==> flow/design.v <==
module LMFE ( clk, reset, Din, in_en, busy, out_valid, Dout, mem_cen, mem_wen, mem_addr, mem_d, mem_q);
input   clk;
input   reset;
input   in_en;
output  busy;
output  out_valid;
input   [7:0]  Din;
output  [7:0]  Dout;
output  mem_cen;
output  mem_wen;
output  [9:0]  mem_addr;
output  [7:0]  mem_d;
input   [7:0]  mem_q;
wire [7:0] med_d_w;
wire med_en_w;
wire med_del_w;
wire newline_w;
control MainCT( .clk(clk), .rst(reset), .data_in(Din), .in_en(in_en), .busy(busy), .med_data(med_d_w), .med_en(med_en_w), .med_del(med_del_w), .cen(mem_cen), .wen(mem_wen), .addr(mem_addr), .memd(mem_d), .memq(mem_q), .out_valid(out_valid), .newline(newline_w));
insert_sort med(.clk(clk), .rst(reset) , .data_valid(med_en_w) , .data_in(med_d_w), .data_out(Dout), .del_valid(med_del_w), .newline(newline_w)); 
endmodule
module insert_sort(clk,rst,data_valid,data_in,data_out,del_valid,newline); 
input clk,rst,data_valid,del_valid,newline;
input [7:0]data_in;
output [7:0] data_out;
reg [7:0] in_r;
reg [6:0] counter_r;
wire [6:0] counter_w;
reg [1:0] state_r,state_w;
reg [7:0] list_r [48:0];
reg [7:0] list_w [48:0];
wire [48:0] pos_w;
integer i,k; 
parameter S_idle=3'd0;
parameter S_load=3'd1;
parameter S_done=3'd2;
parameter S_dele=3'd3;
assign pos_w[0]=(in_r>list_r[0]);
assign pos_w[1]=(in_r>list_r[1]);
assign pos_w[2]=(in_r>list_r[2]);
assign pos_w[3]=(in_r>list_r[3]);
assign pos_w[4]=(in_r>list_r[4]);
assign pos_w[5]=(in_r>list_r[5]);
assign pos_w[6]=(in_r>list_r[6]);
assign pos_w[7]=(in_r>list_r[7]);
assign pos_w[8]=(in_r>list_r[8]);
assign pos_w[9]=(in_r>list_r[9]);
assign pos_w[10]=(in_r>list_r[10]);
assign pos_w[11]=(in_r>list_r[11]);
assign pos_w[12]=(in_r>list_r[12]);
assign pos_w[13]=(in_r>list_r[13]);
assign pos_w[14]=(in_r>list_r[14]);
assign pos_w[15]=(in_r>list_r[15]);
assign pos_w[16]=(in_r>list_r[16]);
assign pos_w[17]=(in_r>list_r[17]);
assign pos_w[18]=(in_r>list_r[18]);
assign pos_w[19]=(in_r>list_r[19]);
assign pos_w[20]=(in_r>list_r[20]);
assign pos_w[21]=(in_r>list_r[21]);
assign pos_w[22]=(in_r>list_r[22]);
assign pos_w[23]=(in_r>list_r[23]);
assign pos_w[24]=(in_r>list_r[24]);
assign pos_w[25]=(in_r>list_r[25]);
assign pos_w[26]=(in_r>list_r[26]);
assign pos_w[27]=(in_r>list_r[27]);
assign pos_w[28]=(in_r>list_r[28]);
assign pos_w[29]=(in_r>list_r[29]);
assign pos_w[30]=(in_r>list_r[30]);
assign pos_w[31]=(in_r>list_r[31]);
assign pos_w[32]=(in_r>list_r[32]);
assign pos_w[33]=(in_r>list_r[33]);
assign pos_w[34]=(in_r>list_r[34]);
assign pos_w[35]=(in_r>list_r[35]);
assign pos_w[36]=(in_r>list_r[36]);
assign pos_w[37]=(in_r>list_r[37]);
assign pos_w[38]=(in_r>list_r[38]);
assign pos_w[39]=(in_r>list_r[39]);
assign pos_w[40]=(in_r>list_r[40]);
assign pos_w[41]=(in_r>list_r[41]);
assign pos_w[42]=(in_r>list_r[42]);
assign pos_w[43]=(in_r>list_r[43]);
assign pos_w[44]=(in_r>list_r[44]);
assign pos_w[45]=(in_r>list_r[45]);
assign pos_w[46]=(in_r>list_r[46]);
assign pos_w[47]=(in_r>list_r[47]);
assign pos_w[48]=(in_r>list_r[48]);
assign counter_w=(state_r==S_load)?counter_r+7'b1:7'b0;
assign data_out=list_r[24];
always@(*)
begin
	case(state_r)
		S_idle:  
		begin
			list_w[0]=list_r[0];
			list_w[1]=list_r[1];
			list_w[2]=list_r[2];
			list_w[3]=list_r[3];
			list_w[4]=list_r[4];
			list_w[5]=list_r[5];
			list_w[6]=list_r[6];
			list_w[7]=list_r[7];
			list_w[8]=list_r[8];
			list_w[9]=list_r[9];
			list_w[10]=list_r[10];
			list_w[11]=list_r[11];
			list_w[12]=list_r[12];
			list_w[13]=list_r[13];
			list_w[14]=list_r[14];
			list_w[15]=list_r[15];
			list_w[16]=list_r[16];
			list_w[17]=list_r[17];
			list_w[18]=list_r[18];
			list_w[19]=list_r[19];
			list_w[20]=list_r[20];
			list_w[21]=list_r[21];
			list_w[22]=list_r[22];
			list_w[23]=list_r[23];
			list_w[24]=list_r[24];
			list_w[25]=list_r[25];
			list_w[26]=list_r[26];
			list_w[27]=list_r[27];
			list_w[28]=list_r[28];
			list_w[29]=list_r[29];
			list_w[30]=list_r[30];
			list_w[31]=list_r[31];
			list_w[32]=list_r[32];
			list_w[33]=list_r[33];
			list_w[34]=list_r[34];
			list_w[35]=list_r[35];
			list_w[36]=list_r[36];
			list_w[37]=list_r[37];
			list_w[38]=list_r[38];
			list_w[39]=list_r[39];
			list_w[40]=list_r[40];
			list_w[41]=list_r[41];
			list_w[42]=list_r[42];
			list_w[43]=list_r[43];	
			list_w[44]=list_r[44];
			list_w[45]=list_r[45];
			list_w[46]=list_r[46];
			list_w[47]=list_r[47];
			list_w[48]=list_r[48];		
		end
		S_load:
		begin
			list_w[0]=((state_r==S_load)&&(pos_w[0]==1'b1))?list_r[0]:in_r;
			list_w[1]=(pos_w[1]==1'b1)?list_r[1]:((pos_w[0]==1'b1)&&(pos_w[1]==1'b0))?in_r:list_r[0];
			list_w[2]=(pos_w[2]==1'b1)?list_r[2]:((pos_w[1]==1'b1)&&(pos_w[2]==1'b0))?in_r:list_r[1];
			list_w[3]=(pos_w[3]==1'b1)?list_r[3]:((pos_w[2]==1'b1)&&(pos_w[3]==1'b0))?in_r:list_r[2];
			list_w[4]=(pos_w[4]==1'b1)?list_r[4]:((pos_w[3]==1'b1)&&(pos_w[4]==1'b0))?in_r:list_r[3];
			list_w[5]=(pos_w[5]==1'b1)?list_r[5]:((pos_w[4]==1'b1)&&(pos_w[5]==1'b0))?in_r:list_r[4];
			list_w[6]=(pos_w[6]==1'b1)?list_r[6]:((pos_w[5]==1'b1)&&(pos_w[6]==1'b0))?in_r:list_r[5];
			list_w[7]=(pos_w[7]==1'b1)?list_r[7]:((pos_w[6]==1'b1)&&(pos_w[7]==1'b0))?in_r:list_r[6];
			list_w[8]=(pos_w[8]==1'b1)?list_r[8]:((pos_w[7]==1'b1)&&(pos_w[8]==1'b0))?in_r:list_r[7];
			list_w[9]=(pos_w[9]==1'b1)?list_r[9]:((pos_w[8]==1'b1)&&(pos_w[9]==1'b0))?in_r:list_r[8];
			list_w[10]=(pos_w[10]==1'b1)?list_r[10]:((pos_w[9]==1'b1)&&(pos_w[10]==1'b0))?in_r:list_r[9];
			list_w[11]=(pos_w[11]==1'b1)?list_r[11]:((pos_w[10]==1'b1)&&(pos_w[11]==1'b0))?in_r:list_r[10];
			list_w[12]=(pos_w[12]==1'b1)?list_r[12]:((pos_w[11]==1'b1)&&(pos_w[12]==1'b0))?in_r:list_r[11];
			list_w[13]=(pos_w[13]==1'b1)?list_r[13]:((pos_w[12]==1'b1)&&(pos_w[13]==1'b0))?in_r:list_r[12];
			list_w[14]=(pos_w[14]==1'b1)?list_r[14]:((pos_w[13]==1'b1)&&(pos_w[14]==1'b0))?in_r:list_r[13];
			list_w[15]=(pos_w[15]==1'b1)?list_r[15]:((pos_w[14]==1'b1)&&(pos_w[15]==1'b0))?in_r:list_r[14];
			list_w[16]=(pos_w[16]==1'b1)?list_r[16]:((pos_w[15]==1'b1)&&(pos_w[16]==1'b0))?in_r:list_r[15];
			list_w[17]=(pos_w[17]==1'b1)?list_r[17]:((pos_w[16]==1'b1)&&(pos_w[17]==1'b0))?in_r:list_r[16];
			list_w[18]=(pos_w[18]==1'b1)?list_r[18]:((pos_w[17]==1'b1)&&(pos_w[18]==1'b0))?in_r:list_r[17];
			list_w[19]=(pos_w[19]==1'b1)?list_r[19]:((pos_w[18]==1'b1)&&(pos_w[19]==1'b0))?in_r:list_r[18];
			list_w[20]=(pos_w[20]==1'b1)?list_r[20]:((pos_w[19]==1'b1)&&(pos_w[20]==1'b0))?in_r:list_r[19];
			list_w[21]=(pos_w[21]==1'b1)?list_r[21]:((pos_w[20]==1'b1)&&(pos_w[21]==1'b0))?in_r:list_r[20];
			list_w[22]=(pos_w[22]==1'b1)?list_r[22]:((pos_w[21]==1'b1)&&(pos_w[22]==1'b0))?in_r:list_r[21];
			list_w[23]=(pos_w[23]==1'b1)?list_r[23]:((pos_w[22]==1'b1)&&(pos_w[23]==1'b0))?in_r:list_r[22];
			list_w[24]=(pos_w[24]==1'b1)?list_r[24]:((pos_w[23]==1'b1)&&(pos_w[24]==1'b0))?in_r:list_r[23];
			list_w[25]=(pos_w[25]==1'b1)?list_r[25]:((pos_w[24]==1'b1)&&(pos_w[25]==1'b0))?in_r:list_r[24];
			list_w[26]=(pos_w[26]==1'b1)?list_r[26]:((pos_w[25]==1'b1)&&(pos_w[26]==1'b0))?in_r:list_r[25];
			list_w[27]=(pos_w[27]==1'b1)?list_r[27]:((pos_w[26]==1'b1)&&(pos_w[27]==1'b0))?in_r:list_r[26];
			list_w[28]=(pos_w[28]==1'b1)?list_r[28]:((pos_w[27]==1'b1)&&(pos_w[28]==1'b0))?in_r:list_r[27];
			list_w[29]=(pos_w[29]==1'b1)?list_r[29]:((pos_w[28]==1'b1)&&(pos_w[29]==1'b0))?in_r:list_r[28];
			list_w[30]=(pos_w[30]==1'b1)?list_r[30]:((pos_w[29]==1'b1)&&(pos_w[30]==1'b0))?in_r:list_r[29];
			list_w[31]=(pos_w[31]==1'b1)?list_r[31]:((pos_w[30]==1'b1)&&(pos_w[31]==1'b0))?in_r:list_r[30];	
			list_w[32]=(pos_w[32]==1'b1)?list_r[32]:((pos_w[31]==1'b1)&&(pos_w[32]==1'b0))?in_r:list_r[31];
			list_w[33]=(pos_w[33]==1'b1)?list_r[33]:((pos_w[32]==1'b1)&&(pos_w[33]==1'b0))?in_r:list_r[32];	
			list_w[34]=(pos_w[34]==1'b1)?list_r[34]:((pos_w[33]==1'b1)&&(pos_w[34]==1'b0))?in_r:list_r[33];
			list_w[35]=(pos_w[35]==1'b1)?list_r[35]:((pos_w[34]==1'b1)&&(pos_w[35]==1'b0))?in_r:list_r[34];	
			list_w[36]=(pos_w[36]==1'b1)?list_r[36]:((pos_w[35]==1'b1)&&(pos_w[36]==1'b0))?in_r:list_r[35];
			list_w[37]=(pos_w[37]==1'b1)?list_r[37]:((pos_w[36]==1'b1)&&(pos_w[37]==1'b0))?in_r:list_r[36];	
			list_w[38]=(pos_w[38]==1'b1)?list_r[38]:((pos_w[37]==1'b1)&&(pos_w[38]==1'b0))?in_r:list_r[37];
			list_w[39]=(pos_w[39]==1'b1)?list_r[39]:((pos_w[38]==1'b1)&&(pos_w[39]==1'b0))?in_r:list_r[38];	
			list_w[40]=(pos_w[40]==1'b1)?list_r[40]:((pos_w[39]==1'b1)&&(pos_w[40]==1'b0))?in_r:list_r[39];
			list_w[41]=(pos_w[41]==1'b1)?list_r[41]:((pos_w[40]==1'b1)&&(pos_w[41]==1'b0))?in_r:list_r[40];	
			list_w[42]=(pos_w[42]==1'b1)?list_r[42]:((pos_w[41]==1'b1)&&(pos_w[42]==1'b0))?in_r:list_r[41];
			list_w[43]=(pos_w[43]==1'b1)?list_r[43]:((pos_w[42]==1'b1)&&(pos_w[43]==1'b0))?in_r:list_r[42];	
			list_w[44]=(pos_w[44]==1'b1)?list_r[44]:((pos_w[43]==1'b1)&&(pos_w[44]==1'b0))?in_r:list_r[43];
			list_w[45]=(pos_w[45]==1'b1)?list_r[45]:((pos_w[44]==1'b1)&&(pos_w[45]==1'b0))?in_r:list_r[44];	
			list_w[46]=(pos_w[46]==1'b1)?list_r[46]:((pos_w[45]==1'b1)&&(pos_w[46]==1'b0))?in_r:list_r[45];
			list_w[47]=(pos_w[47]==1'b1)?list_r[47]:((pos_w[46]==1'b1)&&(pos_w[47]==1'b0))?in_r:list_r[46];				
			list_w[48]=(pos_w[48]==1'b1)?list_r[48]:((pos_w[47]==1'b1)&&(pos_w[48]==1'b0))?in_r:list_r[47];					
		end
		S_done:
		begin
			list_w[0]=list_r[0];
			list_w[1]=list_r[1];
			list_w[2]=list_r[2];
			list_w[3]=list_r[3];
			list_w[4]=list_r[4];
			list_w[5]=list_r[5];
			list_w[6]=list_r[6];
			list_w[7]=list_r[7];
			list_w[8]=list_r[8];
			list_w[9]=list_r[9];
			list_w[10]=list_r[10];
			list_w[11]=list_r[11];
			list_w[12]=list_r[12];
			list_w[13]=list_r[13];
			list_w[14]=list_r[14];
			list_w[15]=list_r[15];
			list_w[16]=list_r[16];
			list_w[17]=list_r[17];
			list_w[18]=list_r[18];
			list_w[19]=list_r[19];
			list_w[20]=list_r[20];
			list_w[21]=list_r[21];
			list_w[22]=list_r[22];
			list_w[23]=list_r[23];
			list_w[24]=list_r[24];
			list_w[25]=list_r[25];
			list_w[26]=list_r[26];
			list_w[27]=list_r[27];
			list_w[28]=list_r[28];
			list_w[29]=list_r[29];
			list_w[30]=list_r[30];
			list_w[31]=list_r[31];
			list_w[32]=list_r[32];
			list_w[33]=list_r[33];
			list_w[34]=list_r[34];
			list_w[35]=list_r[35];
			list_w[36]=list_r[36];
			list_w[37]=list_r[37];
			list_w[38]=list_r[38];
			list_w[39]=list_r[39];
			list_w[40]=list_r[40];
			list_w[41]=list_r[41];
			list_w[42]=list_r[42];
			list_w[43]=list_r[43];	
			list_w[44]=list_r[44];
			list_w[45]=list_r[45];
			list_w[46]=list_r[46];
			list_w[47]=list_r[47];
			list_w[48]=list_r[48];					
		end
		S_dele:
		begin
			list_w[0]=(pos_w[0]==1'b1)?list_r[0]:list_r[1];
			list_w[1]=(pos_w[1]==1'b1)?list_r[1]:list_r[2];
			list_w[2]=(pos_w[2]==1'b1)?list_r[2]:list_r[3];
			list_w[3]=(pos_w[3]==1'b1)?list_r[3]:list_r[4];
			list_w[4]=(pos_w[4]==1'b1)?list_r[4]:list_r[5];
			list_w[5]=(pos_w[5]==1'b1)?list_r[5]:list_r[6];
			list_w[6]=(pos_w[6]==1'b1)?list_r[6]:list_r[7];
			list_w[7]=(pos_w[7]==1'b1)?list_r[7]:list_r[8];
			list_w[8]=(pos_w[8]==1'b1)?list_r[8]:list_r[9];
			list_w[9]=(pos_w[9]==1'b1)?list_r[9]:list_r[10];
			list_w[10]=(pos_w[10]==1'b1)?list_r[10]:list_r[11];
			list_w[11]=(pos_w[11]==1'b1)?list_r[11]:list_r[12];
			list_w[12]=(pos_w[12]==1'b1)?list_r[12]:list_r[13];
			list_w[13]=(pos_w[13]==1'b1)?list_r[13]:list_r[14];
			list_w[14]=(pos_w[14]==1'b1)?list_r[14]:list_r[15];
			list_w[15]=(pos_w[15]==1'b1)?list_r[15]:list_r[16];
			list_w[16]=(pos_w[16]==1'b1)?list_r[16]:list_r[17];
			list_w[17]=(pos_w[17]==1'b1)?list_r[17]:list_r[18];
			list_w[18]=(pos_w[18]==1'b1)?list_r[18]:list_r[19];
			list_w[19]=(pos_w[19]==1'b1)?list_r[19]:list_r[20];
			list_w[20]=(pos_w[20]==1'b1)?list_r[20]:list_r[21];
			list_w[21]=(pos_w[21]==1'b1)?list_r[21]:list_r[22];
			list_w[22]=(pos_w[22]==1'b1)?list_r[22]:list_r[23];
			list_w[23]=(pos_w[23]==1'b1)?list_r[23]:list_r[24];
			list_w[24]=(pos_w[24]==1'b1)?list_r[24]:list_r[25];
			list_w[25]=(pos_w[25]==1'b1)?list_r[25]:list_r[26];
			list_w[26]=(pos_w[26]==1'b1)?list_r[26]:list_r[27];
			list_w[27]=(pos_w[27]==1'b1)?list_r[27]:list_r[28];
			list_w[28]=(pos_w[28]==1'b1)?list_r[28]:list_r[29];
			list_w[29]=(pos_w[29]==1'b1)?list_r[29]:list_r[30];
			list_w[30]=(pos_w[30]==1'b1)?list_r[30]:list_r[31];
			list_w[31]=(pos_w[31]==1'b1)?list_r[31]:list_r[32];
			list_w[32]=(pos_w[32]==1'b1)?list_r[32]:list_r[33];
			list_w[33]=(pos_w[33]==1'b1)?list_r[33]:list_r[34];
			list_w[34]=(pos_w[34]==1'b1)?list_r[34]:list_r[35];
			list_w[35]=(pos_w[35]==1'b1)?list_r[35]:list_r[36];
			list_w[36]=(pos_w[36]==1'b1)?list_r[36]:list_r[37];
			list_w[37]=(pos_w[37]==1'b1)?list_r[37]:list_r[38];
			list_w[38]=(pos_w[38]==1'b1)?list_r[38]:list_r[39];
			list_w[39]=(pos_w[39]==1'b1)?list_r[39]:list_r[40];
			list_w[40]=(pos_w[40]==1'b1)?list_r[40]:list_r[41];
			list_w[41]=(pos_w[41]==1'b1)?list_r[41]:list_r[42];
			list_w[42]=(pos_w[42]==1'b1)?list_r[42]:list_r[43];
			list_w[43]=(pos_w[43]==1'b1)?list_r[43]:list_r[44];
			list_w[44]=(pos_w[44]==1'b1)?list_r[44]:list_r[45];
			list_w[45]=(pos_w[45]==1'b1)?list_r[45]:list_r[46];
			list_w[46]=(pos_w[46]==1'b1)?list_r[46]:list_r[47];
			list_w[47]=(pos_w[47]==1'b1)?list_r[47]:list_r[48];
			list_w[48]=(pos_w[48]==1'b1)?list_r[48]:8'd255;			
		end	
		default:
		begin
			list_w[0]=list_r[0];
			list_w[1]=list_r[1];
			list_w[2]=list_r[2];
			list_w[3]=list_r[3];
			list_w[4]=list_r[4];
			list_w[5]=list_r[5];
			list_w[6]=list_r[6];
			list_w[7]=list_r[7];
			list_w[8]=list_r[8];
			list_w[9]=list_r[9];
			list_w[10]=list_r[10];
			list_w[11]=list_r[11];
			list_w[12]=list_r[12];
			list_w[13]=list_r[13];
			list_w[14]=list_r[14];
			list_w[15]=list_r[15];
			list_w[16]=list_r[16];
			list_w[17]=list_r[17];
			list_w[18]=list_r[18];
			list_w[19]=list_r[19];
			list_w[20]=list_r[20];
			list_w[21]=list_r[21];
			list_w[22]=list_r[22];
			list_w[23]=list_r[23];
			list_w[24]=list_r[24];
			list_w[25]=list_r[25];
			list_w[26]=list_r[26];
			list_w[27]=list_r[27];
			list_w[28]=list_r[28];
			list_w[29]=list_r[29];
			list_w[30]=list_r[30];
			list_w[31]=list_r[31];
			list_w[32]=list_r[32];
			list_w[33]=list_r[33];
			list_w[34]=list_r[34];
			list_w[35]=list_r[35];
			list_w[36]=list_r[36];
			list_w[37]=list_r[37];
			list_w[38]=list_r[38];
			list_w[39]=list_r[39];
			list_w[40]=list_r[40];
			list_w[41]=list_r[41];
			list_w[42]=list_r[42];
			list_w[43]=list_r[43];	
			list_w[44]=list_r[44];
			list_w[45]=list_r[45];
			list_w[46]=list_r[46];
			list_w[47]=list_r[47];
			list_w[48]=list_r[48];
		end
	endcase		
end
always@(*)
begin
	case(state_r)
		S_idle: begin if(data_valid) state_w=S_load; else if(del_valid) state_w=S_dele; else state_w=S_idle; end
		S_load: begin if(data_valid) state_w=S_load; else state_w=S_done; end
		S_dele: begin if(del_valid) state_w=S_dele; else state_w=S_done; end
		S_done: begin if(del_valid) state_w=S_dele; else if(data_valid) state_w=S_load; else state_w=S_idle; end
		default: state_w=state_r;
	endcase
end
always@(posedge clk or posedge rst)
begin
	if(rst)
	begin
		in_r<=7'b0;
		counter_r<=7'b0;
        state_r<=2'b0;	
		list_r[0]<=8'd0;
		list_r[1]<=8'd0;		
		list_r[2]<=8'd0;		
		list_r[3]<=8'd0;		
		list_r[4]<=8'd0;		
		list_r[5]<=8'd0;		
		list_r[6]<=8'd0;		
		list_r[7]<=8'd0;		
		list_r[8]<=8'd0;		
		list_r[9]<=8'd0;		
		list_r[10]<=8'd0;		
		list_r[11]<=8'd0;		
		list_r[12]<=8'd0;		
		list_r[13]<=8'd0;		
		list_r[14]<=8'd0;		
		list_r[15]<=8'd0;		
		list_r[16]<=8'd0;		
		list_r[17]<=8'd0;		
		list_r[18]<=8'd0;		
		list_r[19]<=8'd0;		
		list_r[20]<=8'd0;		
		list_r[21]<=8'd255;		
		list_r[22]<=8'd255;		
		list_r[23]<=8'd255;		
		list_r[24]<=8'd255;		
		list_r[25]<=8'd255;		
		list_r[26]<=8'd255;		
		list_r[27]<=8'd255;		
		list_r[28]<=8'd255;		
		list_r[29]<=8'd255;		
		list_r[30]<=8'd255;		
		list_r[31]<=8'd255;		
		list_r[32]<=8'd255;		
		list_r[33]<=8'd255;		
		list_r[34]<=8'd255;		
		list_r[35]<=8'd255;		
		list_r[36]<=8'd255;		
		list_r[37]<=8'd255;		
		list_r[38]<=8'd255;		
		list_r[39]<=8'd255;		
		list_r[40]<=8'd255;		
		list_r[41]<=8'd255;		
		list_r[42]<=8'd255;		
		list_r[43]<=8'd255;		
		list_r[44]<=8'd255;		
		list_r[45]<=8'd255;		
		list_r[46]<=8'd255;		
		list_r[47]<=8'd255;		
		list_r[48]<=8'd255;		
	end
	else if(newline)
	begin
		in_r<=7'b0;
		counter_r<=7'b0;
        state_r<=2'b0;	
		list_r[0]<=8'd0;
		list_r[1]<=8'd0;		
		list_r[2]<=8'd0;		
		list_r[3]<=8'd0;		
		list_r[4]<=8'd0;		
		list_r[5]<=8'd0;		
		list_r[6]<=8'd0;		
		list_r[7]<=8'd0;		
		list_r[8]<=8'd0;		
		list_r[9]<=8'd0;		
		list_r[10]<=8'd0;		
		list_r[11]<=8'd0;		
		list_r[12]<=8'd0;		
		list_r[13]<=8'd0;		
		list_r[14]<=8'd0;		
		list_r[15]<=8'd0;		
		list_r[16]<=8'd0;		
		list_r[17]<=8'd0;		
		list_r[18]<=8'd0;		
		list_r[19]<=8'd0;		
		list_r[20]<=8'd0;		
		list_r[21]<=8'd255;		
		list_r[22]<=8'd255;		
		list_r[23]<=8'd255;		
		list_r[24]<=8'd255;		
		list_r[25]<=8'd255;		
		list_r[26]<=8'd255;		
		list_r[27]<=8'd255;		
		list_r[28]<=8'd255;		
		list_r[29]<=8'd255;		
		list_r[30]<=8'd255;		
		list_r[31]<=8'd255;		
		list_r[32]<=8'd255;		
		list_r[33]<=8'd255;		
		list_r[34]<=8'd255;		
		list_r[35]<=8'd255;		
		list_r[36]<=8'd255;		
		list_r[37]<=8'd255;		
		list_r[38]<=8'd255;		
		list_r[39]<=8'd255;		
		list_r[40]<=8'd255;		
		list_r[41]<=8'd255;		
		list_r[42]<=8'd255;		
		list_r[43]<=8'd255;		
		list_r[44]<=8'd255;		
		list_r[45]<=8'd255;		
		list_r[46]<=8'd255;		
		list_r[47]<=8'd255;		
		list_r[48]<=8'd255;		
	end	
	else
	begin	
		in_r<=data_in;
		counter_r<=counter_w;
        state_r<=state_w;	
		list_r[0]<=list_w[0];
		list_r[1]<=list_w[1];		
		list_r[2]<=list_w[2];		
		list_r[3]<=list_w[3];		
		list_r[4]<=list_w[4];		
		list_r[5]<=list_w[5];		
		list_r[6]<=list_w[6];		
		list_r[7]<=list_w[7];		
		list_r[8]<=list_w[8];		
		list_r[9]<=list_w[9];		
		list_r[10]<=list_w[10];
		list_r[11]<=list_w[11];
		list_r[12]<=list_w[12];
		list_r[13]<=list_w[13];
		list_r[14]<=list_w[14];
		list_r[15]<=list_w[15];
		list_r[16]<=list_w[16];
		list_r[17]<=list_w[17];
		list_r[18]<=list_w[18];
		list_r[19]<=list_w[19];
		list_r[20]<=list_w[20];
		list_r[21]<=list_w[21];
		list_r[22]<=list_w[22];
		list_r[23]<=list_w[23];
		list_r[24]<=list_w[24];
		list_r[25]<=list_w[25];
		list_r[26]<=list_w[26];
		list_r[27]<=list_w[27];
		list_r[28]<=list_w[28];
		list_r[29]<=list_w[29];
		list_r[30]<=list_w[30];
		list_r[31]<=list_w[31];
		list_r[32]<=list_w[32];
		list_r[33]<=list_w[33];
		list_r[34]<=list_w[34];
		list_r[35]<=list_w[35];
		list_r[36]<=list_w[36];
		list_r[37]<=list_w[37];
		list_r[38]<=list_w[38];
		list_r[39]<=list_w[39];
		list_r[40]<=list_w[40];
		list_r[41]<=list_w[41];
		list_r[42]<=list_w[42];
		list_r[43]<=list_w[43];
		list_r[44]<=list_w[44];
		list_r[45]<=list_w[45];
		list_r[46]<=list_w[46];
		list_r[47]<=list_w[47];
		list_r[48]<=list_w[48];	
	end
end
endmodule
module control ( clk, rst, data_in, in_en, busy, med_data, med_en, med_del, cen, wen, addr, memd, memq, out_valid, newline);
input   clk;
input   rst;
input   in_en;
input   [7:0] data_in;
input   [7:0] memq;
output  [7:0] memd;
output  cen;
output  wen;
output  busy;
output  med_en;
output  med_del;
output  newline;
output  out_valid;
output  [7:0] med_data;
output  [9:0] addr;
parameter S_init=3'd0;
parameter S_prep=3'd1;
parameter S_getw=3'd2;
parameter S_work=3'd3;
parameter S_endl=3'd4;
reg [2:0] state_r,state_w;
reg [6:0] counter_row_r;
wire [6:0] counter_row_w;
reg [6:0] counter_col_r;
wire [6:0] counter_col_w;
reg [6:0] countwin_row_r;
wire [6:0] countwin_row_w;
reg [6:0] countwin_col_r;
wire [6:0] countwin_col_w;
reg wen_r;
reg wen_w;
reg cen_r;
reg cen_w;
reg [9:0] addr_r;
reg [9:0] addr_w;
reg [7:0] work_counter;
reg [5:0] getw_counter;
wire [5:0] getw_counter_w;
reg busy_r;
reg busy_w;
reg out_v_r;
reg out_v_w;
reg med_en_r,med_en_w;
reg med_del_r,med_del_w;
reg [7:0] med_data_r,med_data_w;
integer k;
reg [7:0] data_r;
wire [7:0] data_w;
reg readfin;
wire readfin_w;
wire [6:0] mask_row;
wire [2:0] addr_shift_0;
wire [2:0] addr_shift_1;
wire [2:0] addr_shift_2;
wire [2:0] addr_shift_3;
wire [2:0] addr_shift_4;
wire [2:0] addr_shift_5;
wire [2:0] addr_shift_6;
wire [2:0] addr_shift_7;
assign busy=busy_r;
assign wen=wen_r;
assign cen=cen_r;
assign memd=data_r;
assign med_data=med_data_r;
assign med_del=med_del_r;
assign med_en=med_en_r;
assign counter_col_w=(in_en)?counter_col_r+7'b1:counter_col_r;
assign counter_row_w=(in_en&&counter_col_r==7'd127)?counter_row_r+7'b1:counter_row_r;
assign countwin_col_w=(out_valid)?countwin_col_r+7'b1:countwin_col_r;
assign countwin_row_w=(countwin_col_w==7'd0 && out_valid)?countwin_row_r+7'b1:countwin_row_r;
assign mask_row=(countwin_row_w==7'd0)?7'b000_0_111:(countwin_row_w==7'd1)?7'b000_0_011:(countwin_row_w==7'd2)?7'b000_0_001:(countwin_row_w==7'd125)?7'b100_0_000:(countwin_row_w==7'd126)?7'b110_0_000:(countwin_row_w==7'd127)?7'b111_0_000:7'b0;
assign addr_shift_0=(countwin_row_w[2:0]==3'd5)?(countwin_row_w[5:3]+3'd1):(countwin_row_w[2:0]==3'd6)?(countwin_row_w[5:3]+3'd1):(countwin_row_w[2:0]==3'd7)?(countwin_row_w[5:3]+3'd1):countwin_row_w[5:3];
assign addr_shift_1=(countwin_row_w[2:0]==3'd6)?(countwin_row_w[5:3]+3'd1):(countwin_row_w[2:0]==3'd7)?(countwin_row_w[5:3]+3'd1):countwin_row_w[5:3];
assign addr_shift_2=(countwin_row_w[2:0]==3'd7)?(countwin_row_w[5:3]+3'd1):countwin_row_w[5:3];
assign addr_shift_3=countwin_row_w[5:3];
assign addr_shift_4=countwin_row_w[5:3];
assign addr_shift_5=(countwin_row_w[2:0]==3'd0)?(countwin_row_w[5:3]-3'd1):countwin_row_w[5:3];	
assign addr_shift_6=(countwin_row_w[2:0]==3'd1)?(countwin_row_w[5:3]-3'd1):(countwin_row_w[2:0]==3'd0)?(countwin_row_w[5:3]-3'd1):countwin_row_w[5:3];
assign addr_shift_7=(countwin_row_w[2:0]==3'd2)?(countwin_row_w[5:3]-3'd1):(countwin_row_w[2:0]==3'd1)?(countwin_row_w[5:3]-3'd1):(countwin_row_w[2:0]==3'd0)?(countwin_row_w[5:3]-3'd1):countwin_row_w[5:3];
assign out_valid=(work_counter==8'd34)?1'b1:(getw_counter==5'd19)?1'b1:1'b0;
assign newline=(state_r==S_endl)?1'b1:1'b0;
assign data_w=(in_en)?data_in:data_r;
assign getw_counter_w=(state_r==S_getw)?(getw_counter<19)?getw_counter+5'd1:5'd0:5'd0;
assign readfin_w=(counter_col_r==7'd127 && counter_row_r ==7'd127)?1'b1:readfin;
assign addr=addr_r;
always@(*)
begin
	case(state_r)
	S_endl:
	begin
		busy_w=1'b1;
		cen_w=1'b0;
		wen_w=(readfin==1'b0)?1'b0:1'b1;
		addr_w=(readfin==1'b0)?{counter_row_r[2:0],7'b0}:{countwin_row_r[2:0],countwin_col_r};
		med_en_w=1'd0;
		med_del_w=1'd0;
		med_data_w=8'd255;
	end
	S_prep:
	begin
		busy_w=1'b0;
		cen_w=1'b0;	
		wen_w=1'b0;	
		addr_w={counter_row_r[2:0],counter_col_r};
		med_en_w=1'd0;
		med_del_w=1'd0;
		med_data_w=8'd255;
	end
	S_init:
	begin
		busy_w=1'b0;
		cen_w=1'b0;
		wen_w=1'b0;	
		addr_w=10'd0;
		med_en_w=1'd0;
		med_del_w=1'd0;
		med_data_w=8'd255;		
	end
	S_getw:
	begin
		busy_w=1'b1;		
		cen_w=1'b0;
		wen_w=1'b1;	
		case(getw_counter)
			5'd0: begin addr_w={(countwin_row_r[2:0]-3'd3),countwin_col_r-7'd4}; end
			5'd1: begin addr_w={(countwin_row_r[2:0]-3'd2),countwin_col_r-7'd4}; end
			5'd2: begin addr_w={(countwin_row_r[2:0]-3'd1),countwin_col_r-7'd4}; end		
			5'd3: begin addr_w={(countwin_row_r[2:0]),countwin_col_r-7'd4}; end
			5'd4: begin addr_w={(countwin_row_r[2:0]+3'd1),countwin_col_r-7'd4}; end
			5'd5: begin addr_w={(countwin_row_r[2:0]+3'd2),countwin_col_r-7'd4}; end	
			5'd6: begin addr_w={(countwin_row_r[2:0]+3'd3),countwin_col_r-7'd4}; end
			5'd8: begin addr_w={(countwin_row_r[2:0]-3'd3),countwin_col_r+7'd3}; end
			5'd9: begin addr_w={(countwin_row_r[2:0]-3'd2),countwin_col_r+7'd3}; end
			5'd10: begin addr_w={(countwin_row_r[2:0]-3'd1),countwin_col_r+7'd3}; end
			5'd11: begin addr_w={(countwin_row_r[2:0]),countwin_col_r+7'd3}; end
			5'd12: begin addr_w={(countwin_row_r[2:0]+3'd1),countwin_col_r+7'd3}; end
			5'd13: begin addr_w={(countwin_row_r[2:0]+3'd2),countwin_col_r+7'd3}; end
			5'd14: begin addr_w={(countwin_row_r[2:0]+3'd3),countwin_col_r+7'd3}; end
			default: begin addr_w=addr_r; end
		endcase
		case(getw_counter)	
			5'd1: begin med_data_w=(mask_row[0])?8'd0:(countwin_col_r>3)?memq:8'd0; med_en_w=1'd0; med_del_w=1'd1; end
			5'd2: begin med_data_w=(mask_row[1])?8'd0:(countwin_col_r>3)?memq:8'd0; med_en_w=1'd0; med_del_w=1'd1; end
			5'd3: begin med_data_w=(mask_row[2])?8'd0:(countwin_col_r>3)?memq:8'd0; med_en_w=1'd0; med_del_w=1'd1; end	
			5'd4: begin med_data_w=(mask_row[3])?8'd0:(countwin_col_r>3)?memq:8'd0; med_en_w=1'd0; med_del_w=1'd1; end
			5'd5: begin med_data_w=(mask_row[4])?8'd0:(countwin_col_r>3)?memq:8'd0; med_en_w=1'd0; med_del_w=1'd1; end
			5'd6: begin med_data_w=(mask_row[5])?8'd0:(countwin_col_r>3)?memq:8'd0; med_en_w=1'd0; med_del_w=1'd1; end
			5'd7: begin med_data_w=(mask_row[6])?8'd0:(countwin_col_r>3)?memq:8'd0; med_en_w=1'd0; med_del_w=1'd1; end
			5'd9: begin med_data_w=(mask_row[0])?8'd0:(countwin_col_r<=124)?memq:8'd0; med_en_w=1'd1; med_del_w=1'd0; end
			5'd10: begin med_data_w=(mask_row[1])?8'd0:(countwin_col_r<=124)?memq:8'd0; med_en_w=1'd1; med_del_w=1'd0; end
			5'd11: begin med_data_w=(mask_row[2])?8'd0:(countwin_col_r<=124)?memq:8'd0; med_en_w=1'd1; med_del_w=1'd0; end
			5'd12: begin med_data_w=(mask_row[3])?8'd0:(countwin_col_r<=124)?memq:8'd0; med_en_w=1'd1; med_del_w=1'd0; end
			5'd13: begin med_data_w=(mask_row[4])?8'd0:(countwin_col_r<=124)?memq:8'd0; med_en_w=1'd1; med_del_w=1'd0; end
			5'd14: begin med_data_w=(mask_row[5])?8'd0:(countwin_col_r<=124)?memq:8'd0; med_en_w=1'd1; med_del_w=1'd0; end
			5'd15: begin med_data_w=(mask_row[6])?8'd0:(countwin_col_r<=124)?memq:8'd0; med_en_w=1'd1; med_del_w=1'd0; end	
			default: begin med_data_w=8'd255; med_en_w=1'd0; med_del_w=1'd0; end
		endcase
	end
	S_work:
	begin	
		busy_w=1'b1;	
		cen_w=1'b0;
		wen_w=1'b1;
		med_del_w=1'b0;	
		case(work_counter)
			8'd0: begin addr_w={(countwin_row_r[2:0]-3'd3),countwin_col_r}; end
			8'd1: begin addr_w={(countwin_row_r[2:0]-3'd2),countwin_col_r}; end
			8'd2: begin addr_w={(countwin_row_r[2:0]-3'd1),countwin_col_r}; end		
			8'd3: begin addr_w={(countwin_row_r[2:0]),countwin_col_r}; end
			8'd4: begin addr_w={(countwin_row_r[2:0]+3'd1),countwin_col_r}; end
			8'd5: begin addr_w={(countwin_row_r[2:0]+3'd2),countwin_col_r}; end	
			8'd6: begin addr_w={(countwin_row_r[2:0]+3'd3),countwin_col_r}; end
			8'd8: begin addr_w={(countwin_row_r[2:0]-3'd3),countwin_col_r+7'd1}; end
			8'd9: begin addr_w={(countwin_row_r[2:0]-3'd2),countwin_col_r+7'd1}; end
			8'd10: begin addr_w={(countwin_row_r[2:0]-3'd1),countwin_col_r+7'd1}; end
			8'd11: begin addr_w={(countwin_row_r[2:0]),countwin_col_r+7'd1}; end
			8'd12: begin addr_w={(countwin_row_r[2:0]+3'd1),countwin_col_r+7'd1}; end
			8'd13: begin addr_w={(countwin_row_r[2:0]+3'd2),countwin_col_r+7'd1}; end
			8'd14: begin addr_w={(countwin_row_r[2:0]+3'd3),countwin_col_r+7'd1}; end
			8'd16: begin addr_w={(countwin_row_r[2:0]-3'd3),countwin_col_r+7'd2}; end
			8'd17: begin addr_w={(countwin_row_r[2:0]-3'd2),countwin_col_r+7'd2}; end
			8'd18: begin addr_w={(countwin_row_r[2:0]-3'd1),countwin_col_r+7'd2}; end
			8'd19: begin addr_w={(countwin_row_r[2:0]),countwin_col_r+7'd2}; end
			8'd20: begin addr_w={(countwin_row_r[2:0]+3'd1),countwin_col_r+7'd2}; end
			8'd21: begin addr_w={(countwin_row_r[2:0]+3'd2),countwin_col_r+7'd2}; end
			8'd22: begin addr_w={(countwin_row_r[2:0]+3'd3),countwin_col_r+7'd2}; end	
			8'd24: begin addr_w={(countwin_row_r[2:0]-3'd3),countwin_col_r+7'd3}; end
			8'd25: begin addr_w={(countwin_row_r[2:0]-3'd2),countwin_col_r+7'd3}; end
			8'd26: begin addr_w={(countwin_row_r[2:0]-3'd1),countwin_col_r+7'd3}; end
			8'd27: begin addr_w={(countwin_row_r[2:0]),countwin_col_r+7'd3}; end
			8'd28: begin addr_w={(countwin_row_r[2:0]+3'd1),countwin_col_r+7'd3}; end
			8'd29: begin addr_w={(countwin_row_r[2:0]+3'd2),countwin_col_r+7'd3}; end
			8'd30: begin addr_w={(countwin_row_r[2:0]+3'd3),countwin_col_r+7'd3}; end
			default: begin addr_w=addr_r; end
		endcase
		case(work_counter)	
			8'd1: begin med_data_w=(mask_row[0])?8'd0:memq; med_en_w=1'd1; end
			8'd2: begin med_data_w=(mask_row[1])?8'd0:memq; med_en_w=1'd1; end
			8'd3: begin med_data_w=(mask_row[2])?8'd0:memq; med_en_w=1'd1; end	
			8'd4: begin med_data_w=(mask_row[3])?8'd0:memq; med_en_w=1'd1; end
			8'd5: begin med_data_w=(mask_row[4])?8'd0:memq; med_en_w=1'd1; end
			8'd6: begin med_data_w=(mask_row[5])?8'd0:memq; med_en_w=1'd1; end
			8'd7: begin med_data_w=(mask_row[6])?8'd0:memq; med_en_w=1'd1; end
			8'd9: begin med_data_w=(mask_row[0])?8'd0:memq; med_en_w=1'd1; end
			8'd10: begin med_data_w=(mask_row[1])?8'd0:memq; med_en_w=1'd1; end
			8'd11: begin med_data_w=(mask_row[2])?8'd0:memq; med_en_w=1'd1; end
			8'd12: begin med_data_w=(mask_row[3])?8'd0:memq; med_en_w=1'd1; end
			8'd13: begin med_data_w=(mask_row[4])?8'd0:memq; med_en_w=1'd1; end
			8'd14: begin med_data_w=(mask_row[5])?8'd0:memq; med_en_w=1'd1; end
			8'd15: begin med_data_w=(mask_row[6])?8'd0:memq; med_en_w=1'd1; end	
			8'd17: begin med_data_w=(mask_row[0])?8'd0:memq; med_en_w=1'd1; end
			8'd18: begin med_data_w=(mask_row[1])?8'd0:memq; med_en_w=1'd1; end
			8'd19: begin med_data_w=(mask_row[2])?8'd0:memq; med_en_w=1'd1; end
			8'd20: begin med_data_w=(mask_row[3])?8'd0:memq; med_en_w=1'd1; end
			8'd21: begin med_data_w=(mask_row[4])?8'd0:memq; med_en_w=1'd1; end
			8'd22: begin med_data_w=(mask_row[5])?8'd0:memq; med_en_w=1'd1; end
			8'd23: begin med_data_w=(mask_row[6])?8'd0:memq; med_en_w=1'd1; end	
			8'd25: begin med_data_w=(mask_row[0])?8'd0:memq; med_en_w=1'd1; end
			8'd26: begin med_data_w=(mask_row[1])?8'd0:memq; med_en_w=1'd1; end
			8'd27: begin med_data_w=(mask_row[2])?8'd0:memq; med_en_w=1'd1; end
			8'd28: begin med_data_w=(mask_row[3])?8'd0:memq; med_en_w=1'd1; end
			8'd29: begin med_data_w=(mask_row[4])?8'd0:memq; med_en_w=1'd1; end
			8'd30: begin med_data_w=(mask_row[5])?8'd0:memq; med_en_w=1'd1; end
			8'd31: begin med_data_w=(mask_row[6])?8'd0:memq; med_en_w=1'd1; end
			default: begin med_data_w=8'd255; med_en_w=1'd0; end
		endcase	
	end
	default:
	begin
		busy_w=1'b0;
		cen_w=1'b1;
		wen_w=1'b0;
		addr_w=10'd0;
		med_en_w=1'd0;
		med_del_w=1'd0;
		med_data_w=8'd255;					
	end
	endcase
end
always@(*)
begin
	case(state_r)
		S_init: begin if(in_en) state_w=S_prep; else state_w=S_init; end
		S_prep: begin if(counter_col_r==7'd127 && counter_row_r>7'd3) state_w=S_work; else state_w=S_prep;end
		S_getw: 
		begin 
			if(countwin_col_r==7'd127 && countwin_row_r<7'd127 && getw_counter==5'd19) state_w=S_endl; 
			else if(countwin_col_r==7'd127 && countwin_row_r==7'd127 && getw_counter==5'd19) state_w=S_init; 
			else state_w=S_getw; 
		end
		S_work: begin if(work_counter==8'd33) state_w=S_getw; else state_w=S_work; end
		S_endl: begin if(readfin==1'b0)state_w=S_prep; else state_w=S_work; end
		default:state_w=state_r;
	endcase
end
always@(posedge clk or posedge rst)
begin
	if(rst)
	begin
		readfin<=1'b0;
		state_r<=S_init;
		addr_r<=10'd0;
		out_v_r<=1'b0;
		cen_r<=8'd0;
		wen_r<=8'd0;
		med_en_r<=1'b0;
		med_del_r<=1'b0;
		med_data_r<=8'd0;
		work_counter<=8'd0;
		getw_counter<=5'd0;
		busy_r<=1'b0;
		data_r<=8'd0;
		counter_col_r<=7'b0;
		counter_row_r<=7'b0;
		countwin_col_r<=7'b0;
		countwin_row_r<=7'b0;		
	end
	else
	begin
		readfin<=readfin_w;	
		state_r<=state_w;
		addr_r<=addr_w;
		out_v_r<=1'b0;
		med_data_r<=med_data_w;
		cen_r<=cen_w;
		wen_r<=wen_w;
		med_en_r<=med_en_w;		
		med_del_r<=med_del_w;		
		work_counter<=(state_r==S_work && !in_en)?work_counter+8'd1:8'd0;	
		getw_counter<=getw_counter_w;
		busy_r<=busy_w;
		data_r<=data_w;
		counter_col_r<=counter_col_w;
		counter_row_r<=counter_row_w;		
		countwin_col_r<=countwin_col_w;
		countwin_row_r<=countwin_row_w;	
	end
end
endmodule
# Step by step through the tools: LMFE
# Module LMFE before and after one edit of its RTL, step after step.
# "orig" refers to lines of the RTL above, "edited" to lines of the edited file.
# "delta": "edited" minus "orig" as printed here. "change_rel_pct": 100 x difference / "orig".
# Operators carry their Yosys type and port widths (W data, S select, Z words).
# Cell names lack the library's common part.
# The mark - stands for no value.
# setup
top	LMFE
clock	clk
cell_library	sky130hd
corner	tt_025C_1v80

# Diff
# Unified diff, file above to edited file.
# A script made this edit. It changes what the design does and was not meant as an optimisation.
# begin of diff
@@ -599,5 +599,7 @@
 assign counter_col_w=(in_en)?counter_col_r+7'b1:counter_col_r;
 assign counter_row_w=(in_en&&counter_col_r==7'd127)?counter_row_r+7'b1:counter_row_r;
-assign countwin_col_w=(out_valid)?countwin_col_r+7'b1:countwin_col_r;
+reg [6:0] countwin_col_w_p1;
+always @(posedge clk) countwin_col_w_p1 <=(out_valid)?countwin_col_r+7'b1:countwin_col_r;
+assign countwin_col_w = countwin_col_w_p1;
 assign countwin_row_w=(countwin_col_w==7'd0 && out_valid)?countwin_row_r+7'b1:countwin_row_r;
 assign mask_row=(countwin_row_w==7'd0)?7'b000_0_111:(countwin_row_w==7'd1)?7'b000_0_011:(countwin_row_w==7'd2)?7'b000_0_001:(countwin_row_w==7'd125)?7'b100_0_000:(countwin_row_w==7'd126)?7'b110_0_000:(countwin_row_w==7'd127)?7'b111_0_000:7'b0;
# end of diff

# Word level
# Source: Yosys, flattened and elaborated. Widths are those after wreduce. Registers that Yosys merges into a memory's read port (data or address) are not register bits. Print and check cells do not count.
# bits
element	orig	edited	delta	change_rel_pct
register_bits	479	486	7	1.46
inputBits	19	19	0	0.00
output_inout_bits	30	30	0	0.00
word_cells	793	794	1	0.13
# classes
element	orig	edited	delta	change_rel_pct
add_sub_neg	15	15	0	0.00
cmp	54	54	0	0.00
n_eq	166	166	0	0.00
muxes	313	313	0	0.00
bitwise	48	48	0	0.00
n_reduce_logical	130	130	0	0.00
# ops
op	orig	edited	delta	change_rel_pct
$mux W8	220	220	0	0.00
$ne A3 B3 Y1 const B	98	98	0	0.00
$logic_and A1 B1 Y1	58	58	0	0.00
$pmux W8 S2	50	50	0	0.00
$gt A8 B8 Y1	49	49	0	0.00
$reduce_and A3 Y1	49	49	0	0.00
$not A1 Y1	48	48	0	0.00
$eq A8 B5 Y1 const B	16	16	0	0.00
$mux W1	14	14	0	0.00
$eq A6 B4 Y1 const B	8	8	0	0.00
$eq A8 B4 Y1 const B	8	8	0	0.00
$mux W2	8	8	0	0.00
$mux W7	8	8	0	0.00
$eq A7 B7 Y1 const B	7	7	0	0.00
$reduce_or A4 Y1	7	7	0	0.00
$add A7 B1 Y7 const B	4	4	0	0.00
$eq A6 B3 Y1 const B	4	4	0	0.00
$eq A8 B3 Y1 const B	4	4	0	0.00
$add A3 B2 Y3 const B	2	2	0	0.00
$add A7 B2 Y7 const B	2	2	0	0.00
$eq A2 B2 Y1 const B	2	2	0	0.00
$eq A3 B2 Y1 const B	2	2	0	0.00
$eq A6 B2 Y1 const B	2	2	0	0.00
$eq A8 B2 Y1 const B	2	2	0	0.00
$eq A8 B6 Y1 const B	2	2	0	0.00
$gt A7 B2 Y1 const B	2	2	0	0.00
$logic_not A7 Y1	2	2	0	0.00
$mux W6	2	2	0	0.00
# Not every row of either side is listed.

# Depth
# Longest topological path by Yosys (ltp), each cell counted once; first at word level (registers and memories cut), then after technology mapping (sequential cells cut; the memories' decode and read muxes count).
# logic_depth
element	orig	edited	delta	change_rel_pct
depth_word	17	15	-2	-11.76
ABC_AREA	0	0	-	-
mapped_depth	15	13	-2	-13.33
ltp_nobuf	11	10	-1	-9.09

# Netlist
# The flow's flattened synthesis, as Yosys stat reports it; memories are mapped. The netlist is that of the ABC_AREA named above (0 if unset); the other value can give another one.
# by_type
cell	orig	edited	delta	change_rel_pct
nand2_1	412	177	-235	-57.04
mux2i_1	307	76	-231	-75.24
nor2_1	159	338	179	112.58
o22a_1	187	11	-176	-94.12
o221ai_1	3	174	171	5700.00
mux2_2	51	186	135	264.71
o21ai_0	382	269	-113	-29.58
a211oi_1	9	116	107	1188.89
nand3_1	280	178	-102	-36.43
clkbuf_1	204	282	78	38.24
o21a_1	139	89	-50	-35.97
o31ai_1	9	53	44	488.89
nor3_1	31	74	43	138.71
o211ai_1	18	57	39	216.67
inv_1	407	442	35	8.60
o21ai_1	27	60	33	122.22
o41ai_1	1	23	22	2200.00
o311ai_0	20	2	-18	-90.00
# Not every row of either side is listed.
# synth_totals
element	orig	edited	delta	change_rel_pct
mapped_cells	4313	4368	55	1.28
yosys_area_mm2	0.0379451	0.0385557	0.0006106	1.61
sequential_area_mm2	0.0123694	0.0125095	0.0001401	1.13
ff_cells	483	490	7	1.45
n_buf	221	309	88	39.82
# The figures by module come from a second, unflattened synthesis with its own total; it is not the netlist above.
# hier_totals
element	orig	edited	delta	change_rel_pct
cells_unflattened	4814	4774	-40	-0.83
area_unflattened_mm2	0.0411132	0.0410043	-0.0001089	-0.26
# Rows give one instance, submodules left out.
# by_module_orig
mod	instances	cells	mod_area_mm2	seq_area_mm2
insert_sort	1	4199	0.0357455	0.0103912
control	1	615	0.0053676	0.0019781
LMFE	1	0	0	0
# by_module_edited
mod	instances	cells	mod_area_mm2	seq_area_mm2
insert_sort	1	4199	0.0357455	0.0103912
control	1	575	0.0052588	0.0021183
LMFE	1	0	0	0

# Path before layout
# OpenSTA on the mapped netlist: ideal clock, no wires. The path of least setup slack (recovery checks aside). Input and output delay are each 20% of the period. Register names are those of the netlist, which keeps one name where synthesis merged equal registers.
# synth_path
element	orig	edited	delta	change_rel_pct
path_kind	register -> register	register -> register	-	-
start	register med.in_r[0]	register med.in_r[1]	-	-
end	register med.list_r[7][0]	register med.list_r[42][1]	-	-
clock_period_ns	6.0	6.0	0.0	0.00
setup_ns	0.122	0.085	-0.037	-
t_first_pin_ns	0.000	0.000	0.000	-
arrival_ns	4.016	3.421	-0.595	-14.82
t_required_ns	5.878	5.915	0.037	0.63
path_slack_ns	1.863	2.494	0.631	-
delay_ns	4.138	3.506	-0.632	-15.27
driving_pins	14	11	-3	-21.43
n_path_buf	2	1	-1	-50.00
period_less_setup_slack_ns	4.137	3.506	-0.631	-15.25
# "delay_ns" is the arrival time less input delay plus setup time.
# "driving_pins" counts driving pins, that of a launching flip-flop among them; a cell with two outputs on the path counts twice.
# "period_less_setup_slack_ns" is the clock period less the worst setup slack; recovery checks do not enter. This is arithmetic on one report: input and output delays are still those of the set period (20% each).
# Between the ends stands the longest chain of elaborated cells between them, by number of cells; it is not shown to be the way that was timed. Of several equally long chains one is given.
# A line is the first line of the expression or statement that the cell stems from. Yosys adds cells for indexed reads and writes and turns some case tables into memories.
# At most two assigning lines are given for a register; there are more.
# synth_via_orig
path_cell_list	dfrtp_1 clkbuf_1 inv_1 clkbuf_1 ha_1 nor2b_1 o21a_1 o21a_1 o21ai_0 nand3b_1 a21oi_1 mux2i_1 nand2_1 a32o_1
elab_chain_cells	7
cells_between	12
cone_lines	6
cone_classes	compare (2); eq/ne (2); mux (5); logic (1); reduce/logical (2)
# synth_rtl_orig
element	line_no	text
from (decl)	25	reg [7:0] in_r;
from (assign)	367	in_r<=7'b0;
from (assign)	477	in_r<=data_in;
$gt A8 B8 Y1	44	assign pos_w[7]=(in_r>list_r[7]);
$not A1 Y1	152	list_w[7]=(pos_w[7]==1'b1)?list_r[7]:((pos_w[6]==1'b1)&&(pos_w[7]==1'b0))?in_r:list_r[6];
$logic_and A1 B1 Y1	152
$mux W8 (2 in a row)	152
$pmux W8 S2	90	case(state_r)
$mux W8	420	else if(newline)
to (assign)	432	list_r[7]<=8'd0;
to (assign)	487	list_r[7]<=list_w[7];
to (decl)	29	reg [7:0] list_r [48:0];
# synth_via_edited
path_cell_list	dfrtp_1 ha_1 nor2b_1 o21a_1 o21ai_1 a21oi_1 o22ai_1 or2_1 clkbuf_1 mux2_2 o221ai_1
elab_chain_cells	7
cells_between	12
cone_lines	6
cone_classes	compare (2); eq/ne (2); mux (5); logic (1); reduce/logical (2)
# synth_rtl_edited
element	line_no	text
from (decl)	25	reg [7:0] in_r;
from (assign)	367	in_r<=7'b0;
from (assign)	477	in_r<=data_in;
$gt A8 B8 Y1	79	assign pos_w[42]=(in_r>list_r[42]);
$not A1 Y1	187	list_w[42]=(pos_w[42]==1'b1)?list_r[42]:((pos_w[41]==1'b1)&&(pos_w[42]==1'b0))?in_r:list_r[41];
$logic_and A1 B1 Y1	187
$mux W8 (2 in a row)	187
$pmux W8 S2	90	case(state_r)
$mux W8	420	else if(newline)
to (assign)	412	list_r[42]<=8'd255;
to (assign)	522	list_r[42]<=list_w[42];
to (decl)	29	reg [7:0] list_r [48:0];

# Path in the finished layout
# Path of least setup slack in the final report of each run of set A (OpenROAD, finished layout, wires in). Where an end is a register, its clock arrival counts in the times.
# layout_path
element	orig	edited	delta	change_rel_pct
path_kind	register -> register	register -> output	-	-
start	register MainCT.countwin_col_r[0]	register MainCT.work_counter[0]	-	-
end	register MainCT.med_data_r[2]	output out_valid	-	-
clock_period_ns	4.21	4.21	0.00	0.00
output_delay_ns	-	0.84	-	-
setup_ns	0.11	-	-	-
t_first_pin_ns	0.64	0.64	0.00	0.00
arrival_ns	4.25	3.05	-1.20	-28.24
t_required_ns	4.75	3.37	-1.38	-29.05
path_slack_ns	0.49	0.32	-0.17	-
driving_pins	12	6	-6	-50.00
n_path_buf	1	1	0	0.00
# Between the ends stands the longest chain of elaborated cells between them, by number of cells; it is not shown to be the way that was timed. Of several equally long chains one is given.
# layout_via_orig
path_cell_list	dfrtp_1 inv_1 ha_1 nor4_2 o2111ai_2 buf_4 o31a_1 a211oi_4 a21oi_1 a2111oi_2 o211ai_2 o21a_1
elab_chain_cells	15
cells_between	45
cone_classes	add/sub (1); compare (2); eq/ne (5); mux (34); reduce/logical (3)
# layout_rtl_orig
element	line_no	text
from (decl)	560	reg [6:0] countwin_col_r;
from (assign)	807	countwin_col_r<=7'b0;
from (assign)	827	countwin_col_r<=countwin_col_w;
$add A7 B1 Y7	601	assign countwin_col_w=(out_valid)?countwin_col_r+7'b1:countwin_col_r;
$mux W7	601
$logic_not A7 Y1	602	assign countwin_row_w=(countwin_col_w==7'd0 && out_valid)?countwin_row_r+7'b1:countwin_row_r;
$logic_and A1 B1 Y1	602
$mux W7	602
$eq A7 B7 Y1	603	assign mask_row=(countwin_row_w==7'd0)?7'b000_0_111:(countwin_row_w==7'd1)?7'b000_0_011:(countwin_row_w==7'd2) ...
$mux W7 (6 in a row)	603
$mux W8	735	8'd7: begin med_data_w=(mask_row[6])?8'd0:memq; med_en_w=1'd1; end
$pmux W8 S7	728	case(work_counter)
$pmux W8 S2	620	case(state_r)
to (assign)	800	med_data_r<=8'd0;
to (assign)	816	med_data_r<=med_data_w;
to (decl)	577	reg [7:0] med_data_r,med_data_w;
# layout_via_edited
path_cell_list	dfrtp_1 inv_1 ha_1 nand4_2 nand2_1 clkdlybuf4s50_1
elab_chain_cells	2
cells_between	2
cone_lines	1
cone_classes	eq/ne (1); mux (1)
# layout_rtl_edited
element	line_no	text
from (decl)	568	reg [7:0] work_counter;
from (assign)	803	work_counter<=8'd0;
from (assign)	823	work_counter<=(state_r==S_work && !in_en)?work_counter+8'd1:8'd0;
$eq A8 B6 Y1	614	assign out_valid=(work_counter==8'd34)?1'b1:(getw_counter==5'd19)?1'b1:1'b0;
$mux W1	614
to (decl)	6	output  out_valid;

# Flow runs
# Both versions went through the flow (Yosys, OpenROAD) with the same settings in each pair. Constraints: input delay and output delay 20% of the set period each, output load 0.01 pF.
# flow_settings_set_A
CORE_UTILIZATION	40
period_ns	4.21
CAP_MARGIN	20
CORE_MARGIN	2
SLEW_MARGIN	20
# results_set_A
element	orig	edited	delta	change_rel_pct
yosys_chip_area_mm2	0.0379451	0.0385557	0.0006106	1.61
die_footprint_mm2	0.097344	0.0988882	0.0015442	1.59
finish.stdcell_area_mm2	0.0424269	0.0426096	0.0001827	0.43
fin_util_pct	45.3	44.7	-0.6	-
setup_worst_slack_ns	0.492	0.318	-0.174	-
fin_tns_ns	0.000	0.000	0.000	-
power.total_uw	10382	13322	2940	28.32
clock_period_reached_ns	3.718	3.892	0.174	4.68
# flow_settings_set_B
CAP_MARGIN	35
CORE_ASPECT_RATIO	1.7
CORE_MARGIN	4
CORE_UTILIZATION	57
GPL_TIMING_DRIVEN	1
MAX_ROUTING_LAYER	met5
SLEW_MARGIN	30
period_ns	4.75
# results_set_B
element	orig	edited	delta	change_rel_pct
yosys_chip_area_mm2	0.0379451	0.0385557	0.0006106	1.61
die_footprint_mm2	0.0709078	0.0720128	0.0011050	1.56
finish.stdcell_area_mm2	0.0416512	0.0419265	0.0002753	0.66
fin_util_pct	63.1	62.4	-0.7	-
setup_worst_slack_ns	1.024	0.638	-0.386	-
fin_tns_ns	0.000	0.000	0.000	-
power.total_uw	8826	11331	2505	28.38
clock_period_reached_ns	3.726	4.112	0.386	10.36
# "clock_period_reached_ns" = clock period - worst setup slack. The figure is calculated, with input and output delays left at 20% of the set period.
# "power.total_uw" is the tool's figure for a default switching activity; nothing was simulated.
